==> flow/design.v <==
module pe (
    input clk, en,
    input      [7:0] a, b,
    output reg [15:0] out
);
    always @(posedge clk) begin
        if (en) begin
            out <= a*b;
        end else begin  
            out <= 0;
        end
    end
endmodule
module cu_engine (
    input  clk, nrst,
    input  [71:0] filter, 
    input  [23:0] data_in,
    input  [ 8:0] pe_en_ctrl,
    output [15:0] pe_out
);
    reg [23:0] dff [0:1];
    wire [143:0] psum;
    pe pe00 (.clk(clk), .en(pe_en_ctrl[0]), .a(data_in[ 7: 0]), .b(filter[ 7: 0]), .out(psum[15: 0]));
    pe pe10 (.clk(clk), .en(pe_en_ctrl[1]), .a(data_in[15: 8]), .b(filter[15: 8]), .out(psum[31:16]));
    pe pe20 (.clk(clk), .en(pe_en_ctrl[2]), .a(data_in[23:16]), .b(filter[23:16]), .out(psum[47:32]));
    pe pe01 (.clk(clk), .en(pe_en_ctrl[3]), .a(dff[0][ 7: 0]), .b(filter[31:24]), .out(psum[63:48]));
    pe pe11 (.clk(clk), .en(pe_en_ctrl[4]), .a(dff[0][15: 8]), .b(filter[39:32]), .out(psum[79:64]));
    pe pe21 (.clk(clk), .en(pe_en_ctrl[5]), .a(dff[0][23:16]), .b(filter[47:40]), .out(psum[95:80]));
    pe pe02 (.clk(clk), .en(pe_en_ctrl[6]), .a(dff[1][ 7: 0]), .b(filter[55:48]), .out(psum[111: 96]));
    pe pe12 (.clk(clk), .en(pe_en_ctrl[7]), .a(dff[1][15: 8]), .b(filter[63:56]), .out(psum[127:112]));
    pe pe22 (.clk(clk), .en(pe_en_ctrl[8]), .a(dff[1][23:16]), .b(filter[71:64]), .out(psum[143:128]));
    always @(posedge clk) begin
        if (!nrst) begin
            dff[0] <= 0;
            dff[1] <= 0;
        end else begin
            dff[0] <= data_in;
            dff[1] <= dff[0]; 
        end
    end
    assign pe_out = psum[15:0] + psum[31:16] + psum[47:32] + psum[63:48] + psum[79:64] + psum[95:80] + psum[111:96] + psum[127:112] + psum[143:128];
endmodule
=== Step by step through the tools: cu_engine ===
Tool output for the design above, in the order of the flow.
Line numbers count from 1 in the design file above.
Library cell names are shortened.
A cell with - has no value.

* Design top: cu_engine
* Clock port: clk
* Library: sky130hd
* Timing corner: tt_025C_1v80

=== Elaborated design ===
Counts by Yosys on the flattened word-level netlist (proc, flatten, opt, wreduce). Print and check cells are left out. Cells with the same type and inputs are merged into one.

* Bits in registers: 192
* Bits of input ports: 107
* Output and inout bits: 16
* Cells after elaboration: 28

* $add $sub $neg: 8
* Multipliers: 9

{| class="wikitable"
|+ Operators by type and width
! operator !! number
|-
| 8-bit by 8-bit multiplier with 16-bit output || 9
|-
| 16-bit adder || 8
|}

=== Logic depth ===
Yosys ltp: most cells in a row. Word level: on the elaborated netlist, between registers, memories and ports. Mapped: between sequential cells and ports; inverters and the memories' decode and read muxes count.

* Depth after elaboration: 8
* ABC_AREA: 1
* Mapped depth: 20
* Gate-level depth less buffers: 19

=== Netlist ===
The flow's flattened synthesis, as Yosys stat reports it; memories are mapped. The netlist is that of the ABC_AREA named above (0 if unset); the other value can give another one.

* Cells in the netlist: 3,836
* Cell area after synthesis: 28,488.6 µm²
* Area of sequential cells: 3,843.7 µm²
* Mapped flip-flops: 192
* Buffer cells: 158

{| class="wikitable"
|+ Cells by type
! cell type !! number
|-
| fa_1 || 425
|-
| inv_1 || 1,252
|-
| ha_1 || 340
|-
| dfxtp_1 || 192
|-
| nand2_1 || 833
|-
| a21oi_1 || 180
|-
| clkbuf_1 || 155
|-
| o21ai_0 || 95
|-
| nor2_1 || 104
|-
| nand3_1 || 75
|-
| xor2_1 || 19
|-
| o21a_1 || 20
|-
| nor3_1 || 27
|-
| o21ai_1 || 24
|-
| nand4_1 || 19
|-
| o21ai_2 || 13
|-
| a21oi_2 || 10
|-
| nand3_2 || 8
|}

Other cell types: 12; their cells: 45.

=== Worst setup path after synthesis ===
Path of least setup slack by OpenSTA after synthesis, without wires, with an ideal clock, recovery checks aside; 20% of the period is set as input and as output delay. Where synthesis merged equal registers, the netlist keeps one of their names.

* Path kind: flip-flop to output port
* Start point: reg pe02.out[2]
* End point: out pe_out[14]
* Period: 6.2 ns
* External output delay: 1.240 ns
* Time at the first pin: 0.000 ns
* Data arrival time: 3.663 ns
* Required time: 4.960 ns
* Slack: 1.297 ns
* Delay of the path: 3.663 ns
* Stages: 14
* Path buffers: 0
* Period reached after synthesis: 4.903 ns

"delay of the path" = arrival - input delay + setup time.
A path that ends at an output port has no setup time.
"stages": output pins that drive a net of the path, with the launching flip-flop's if there is one; two outputs of one cell count as two.
"period reached after synthesis" is the clock period less the worst setup slack; recovery checks do not enter. This is arithmetic on one report: input and output delays are still those of the set period (20% each).
The rows between start and end are the longest chain of elaborated cells between them; the timing report does not say that the signal goes this way. Where chains are equally long, one stands for them.
Each line given opens the expression or statement behind the cell; cells for indexed reads and writes are added by Yosys, which also makes memories of some case tables.

* Path through: dfxtp_1 fa_1 fa_1 fa_1 inv_1 fa_1 inv_1 ha_1 fa_1 nand3_1 nand2_1 nand3_1 nand4_1 xor2_1
* Cells in the longest elaborated chain: 3
* Elaborated cells between the ends (all ways): 3

{| class="wikitable"
|+ Ends and longest elaborated chain, post-synthesis
! element !! line !! RTL
|-
| start: declaration || 4 || <nowiki>output reg [15:0] out</nowiki>
|-
| start: assignment || 8 || <nowiki>out <= a*b;</nowiki>
|-
| start: assignment || 10 || <nowiki>out <= 0;</nowiki>
|-
| 16-bit adder (3 in a row) || 41 || <nowiki>assign pe_out = psum[15:0] + psum[31:16] + psum[47:32] + psum[63:48] + psum[79:64] + psum[95:80] + psum[111:96 ...</nowiki>
|-
| end: declaration || 19 || <nowiki>output [15:0] pe_out</nowiki>
|}

=== Timing after layout ===
From the final timing report of record 1: the path of least setup slack in the routed layout; clock arrival at registers is part of the times.

* Path kind: flip-flop to output port
* Start point: reg pe00.out[10]
* End point: out pe_out[13]
* Period: 10.6 ns
* External output delay: 2.12 ns
* Time at the first pin: 0.51 ns
* Data arrival time: 5.53 ns
* Required time: 8.48 ns
* Slack: 2.95 ns
* Stages: 16
* Path buffers: 1

The rows between start and end are the longest chain of elaborated cells between them; the timing report does not say that the signal goes this way. Where chains are equally long, one stands for them.

* Path through: dfxtp_1 inv_1 fa_1 inv_1 fa_1 fa_1 inv_1 fa_1 inv_1 ha_1 a21o_1 a31oi_1 nand3_1 a21oi_2 xor2_1 clkdlybuf4s50_1
* Cells in the longest elaborated chain: 8
* Elaborated cells between the ends (all ways): 8

{| class="wikitable"
|+ Ends and longest elaborated chain, after layout
! element !! line !! RTL
|-
| start: declaration || 4 || <nowiki>output reg [15:0] out</nowiki>
|-
| start: assignment || 8 || <nowiki>out <= a*b;</nowiki>
|-
| start: assignment || 10 || <nowiki>out <= 0;</nowiki>
|-
| 16-bit adder (8 in a row) || 41 || <nowiki>assign pe_out = psum[15:0] + psum[31:16] + psum[47:32] + psum[63:48] + psum[79:64] + psum[95:80] + psum[111:96 ...</nowiki>
|-
| end: declaration || 19 || <nowiki>output [15:0] pe_out</nowiki>
|}

Ticket comment

cu_engine through Yosys and OpenROAD on sky130hd: 6 stored runs, unordered, with their settings and measured results. The constraints put input and output delay at 20% of the set period each and load the outputs with 0.01 pF.
"clock period achieved" means the clock period less the worst setup slack. The figure is calculated, with input and output delays left at 20% of the set period.
"time on the worst setup path" means the part of the period allowed to the worst setup path (the constraints hold back 20% at inputs and 20% at outputs) less its slack; where the path has registers, the arrival times of their clocks count too.
By "power" is meant OpenSTA's value without simulated activity: inputs other than the clock are taken to toggle once in ten clock periods, and the tool carries that through the logic.

=== Record 1 ===
{| class="wikitable"
! Setting !! Value
|-
| ABC_AREA || 1
|-
| CAP_MARGIN || 15
|-
| CELL_PAD_IN_SITES_DETAIL_PLACEMENT || 0
|-
| CELL_PAD_IN_SITES_GLOBAL_PLACEMENT || 3
|-
| CORE_ASPECT_RATIO || 0.91
|-
| CORE_UTILIZATION || 25
|-
| CTS_CLUSTER_DIAMETER || 285
|-
| GPL_ROUTABILITY_DRIVEN || 0
|-
| GPL_TIMING_DRIVEN || 1
|-
| MAX_ROUTING_LAYER || met4
|-
| MIN_ROUTING_LAYER || met2
|-
| SETUP_SLACK_MARGIN || 0.21
|-
| SLEW_MARGIN || 20
|-
| TNS_END_PERCENT || 60
|-
| period_ns || 10.6
|-
| CORE_MARGIN || 2
|-
! Result !! Value
|-
| Power || 8,871 uW
|-
| Area of the standard cells in the finished layout || 31,641.6 µm²
|-
| Die outline area || 116,673.0 µm²
|-
| Clock period achieved || 7.649 ns
|-
| Worst slack on setup checks || 2.951 ns
|-
| Time on the worst setup path || 5.53 ns
|-
| Kind of the worst setup path || flip-flop to output port
|-
| Total negative slack on setup checks || 0.000 ns
|-
| Synthesized cell area || 28,488.6 µm²
|-
| Worst hold slack || 0.637 ns
|}

=== Record 2 ===
{| class="wikitable"
! Setting !! Value
|-
| ABC_AREA || 0
|-
| CAP_MARGIN || 25
|-
| CELL_PAD_IN_SITES_GLOBAL_PLACEMENT || 3
|-
| CORE_UTILIZATION || 40
|-
| CTS_CLUSTER_DIAMETER || 83
|-
| GPL_TIMING_DRIVEN || 1
|-
| HOLD_SLACK_MARGIN || 0.1
|-
| MIN_ROUTING_LAYER || met2
|-
| TNS_END_PERCENT || 80
|-
| period_ns || 5.24
|-
| CORE_MARGIN || 2
|-
| SLEW_MARGIN || 20
|-
! Result !! Value
|-
| Power || 19,491 uW
|-
| Area of the standard cells in the finished layout || 32,314.7 µm²
|-
| Die outline area || 69,113.8 µm²
|-
| Clock period achieved || 5.793 ns
|-
| Worst slack on setup checks || -0.553 ns
|-
| Time on the worst setup path || 4.75 ns
|-
| Kind of the worst setup path || flip-flop to output port
|-
| Total negative slack on setup checks || -2.760 ns
|-
| Synthesized cell area || 26,810.7 µm²
|-
| Worst hold slack || 0.649 ns
|}

=== Record 3 ===
{| class="wikitable"
! Setting !! Value
|-
| ABC_AREA || 0
|-
| CAP_MARGIN || 0
|-
| CORE_UTILIZATION || 63
|-
| CTS_CLUSTER_DIAMETER || 27
|-
| GPL_TIMING_DRIVEN || 1
|-
| HOLD_SLACK_MARGIN || -0.03
|-
| PLACE_DENSITY_LB_ADDON || 0.08
|-
| SETUP_SLACK_MARGIN || 0.02
|-
| TNS_END_PERCENT || 15
|-
| period_ns || 3.52
|-
| CORE_MARGIN || 2
|-
| SLEW_MARGIN || 20
|-
! Result !! Value
|-
| Power || 28,970 uW
|-
| Area of the standard cells in the finished layout || 34,012.6 µm²
|-
| Die outline area || 44,221.9 µm²
|-
| Clock period achieved || 5.418 ns
|-
| Worst slack on setup checks || -1.898 ns
|-
| Time on the worst setup path || 4.71 ns
|-
| Kind of the worst setup path || flip-flop to output port
|-
| Total negative slack on setup checks || -57.700 ns
|-
| Synthesized cell area || 26,810.7 µm²
|-
| Worst hold slack || 0.585 ns
|}

=== Record 4 ===
{| class="wikitable"
! Setting !! Value
|-
| ABC_AREA || 1
|-
| CAP_MARGIN || 0
|-
| CELL_PAD_IN_SITES_DETAIL_PLACEMENT || 1
|-
| CELL_PAD_IN_SITES_GLOBAL_PLACEMENT || 3
|-
| CORE_ASPECT_RATIO || 0.91
|-
| CORE_UTILIZATION || 32
|-
| GPL_ROUTABILITY_DRIVEN || 1
|-
| GPL_TIMING_DRIVEN || 1
|-
| MAX_ROUTING_LAYER || met4
|-
| MIN_ROUTING_LAYER || met1
|-
| SETUP_SLACK_MARGIN || 0.84
|-
| SLEW_MARGIN || 20
|-
| TNS_END_PERCENT || 50
|-
| period_ns || 3.55
|-
| CORE_MARGIN || 2
|-
! Result !! Value
|-
| Power || 38,777 uW
|-
| Area of the standard cells in the finished layout || 39,459.1 µm²
|-
| Die outline area || 91,432.2 µm²
|-
| Clock period achieved || 5.084 ns
|-
| Worst slack on setup checks || -1.534 ns
|-
| Time on the worst setup path || 4.37 ns
|-
| Kind of the worst setup path || flip-flop to output port
|-
| Total negative slack on setup checks || -38.429 ns
|-
| Synthesized cell area || 28,488.6 µm²
|-
| Worst hold slack || 0.541 ns
|}

=== Record 5 ===
{| class="wikitable"
! Setting !! Value
|-
| ABC_AREA || 0
|-
| CAP_MARGIN || 25
|-
| CELL_PAD_IN_SITES_GLOBAL_PLACEMENT || 3
|-
| CORE_UTILIZATION || 40
|-
| CTS_CLUSTER_DIAMETER || 83
|-
| GPL_TIMING_DRIVEN || 1
|-
| MIN_ROUTING_LAYER || met2
|-
| TNS_END_PERCENT || 80
|-
| period_ns || 9.81
|-
| CORE_MARGIN || 2
|-
| SLEW_MARGIN || 20
|-
! Result !! Value
|-
| Power || 8,542 uW
|-
| Area of the standard cells in the finished layout || 29,727.3 µm²
|-
| Die outline area || 69,113.8 µm²
|-
| Clock period achieved || 7.765 ns
|-
| Worst slack on setup checks || 2.045 ns
|-
| Time on the worst setup path || 5.80 ns
|-
| Kind of the worst setup path || flip-flop to output port
|-
| Total negative slack on setup checks || 0.000 ns
|-
| Synthesized cell area || 26,810.7 µm²
|-
| Worst hold slack || 0.641 ns
|}

=== Record 6 ===
{| class="wikitable"
! Setting !! Value
|-
| CORE_UTILIZATION || 40
|-
| SETUP_SLACK_MARGIN || -0.51
|-
| period_ns || 6.07
|-
| CAP_MARGIN || 20
|-
| CORE_MARGIN || 2
|-
| SLEW_MARGIN || 20
|-
! Result !! Value
|-
| Power || 13,838 uW
|-
| Area of the standard cells in the finished layout || 29,955.0 µm²
|-
| Die outline area || 69,113.8 µm²
|-
| Clock period achieved || 6.302 ns
|-
| Worst slack on setup checks || -0.232 ns
|-
| Time on the worst setup path || 5.09 ns
|-
| Kind of the worst setup path || flip-flop to output port
|-
| Total negative slack on setup checks || -0.998 ns
|-
| Synthesized cell area || 26,810.7 µm²
|-
| Worst hold slack || 0.599 ns
|}
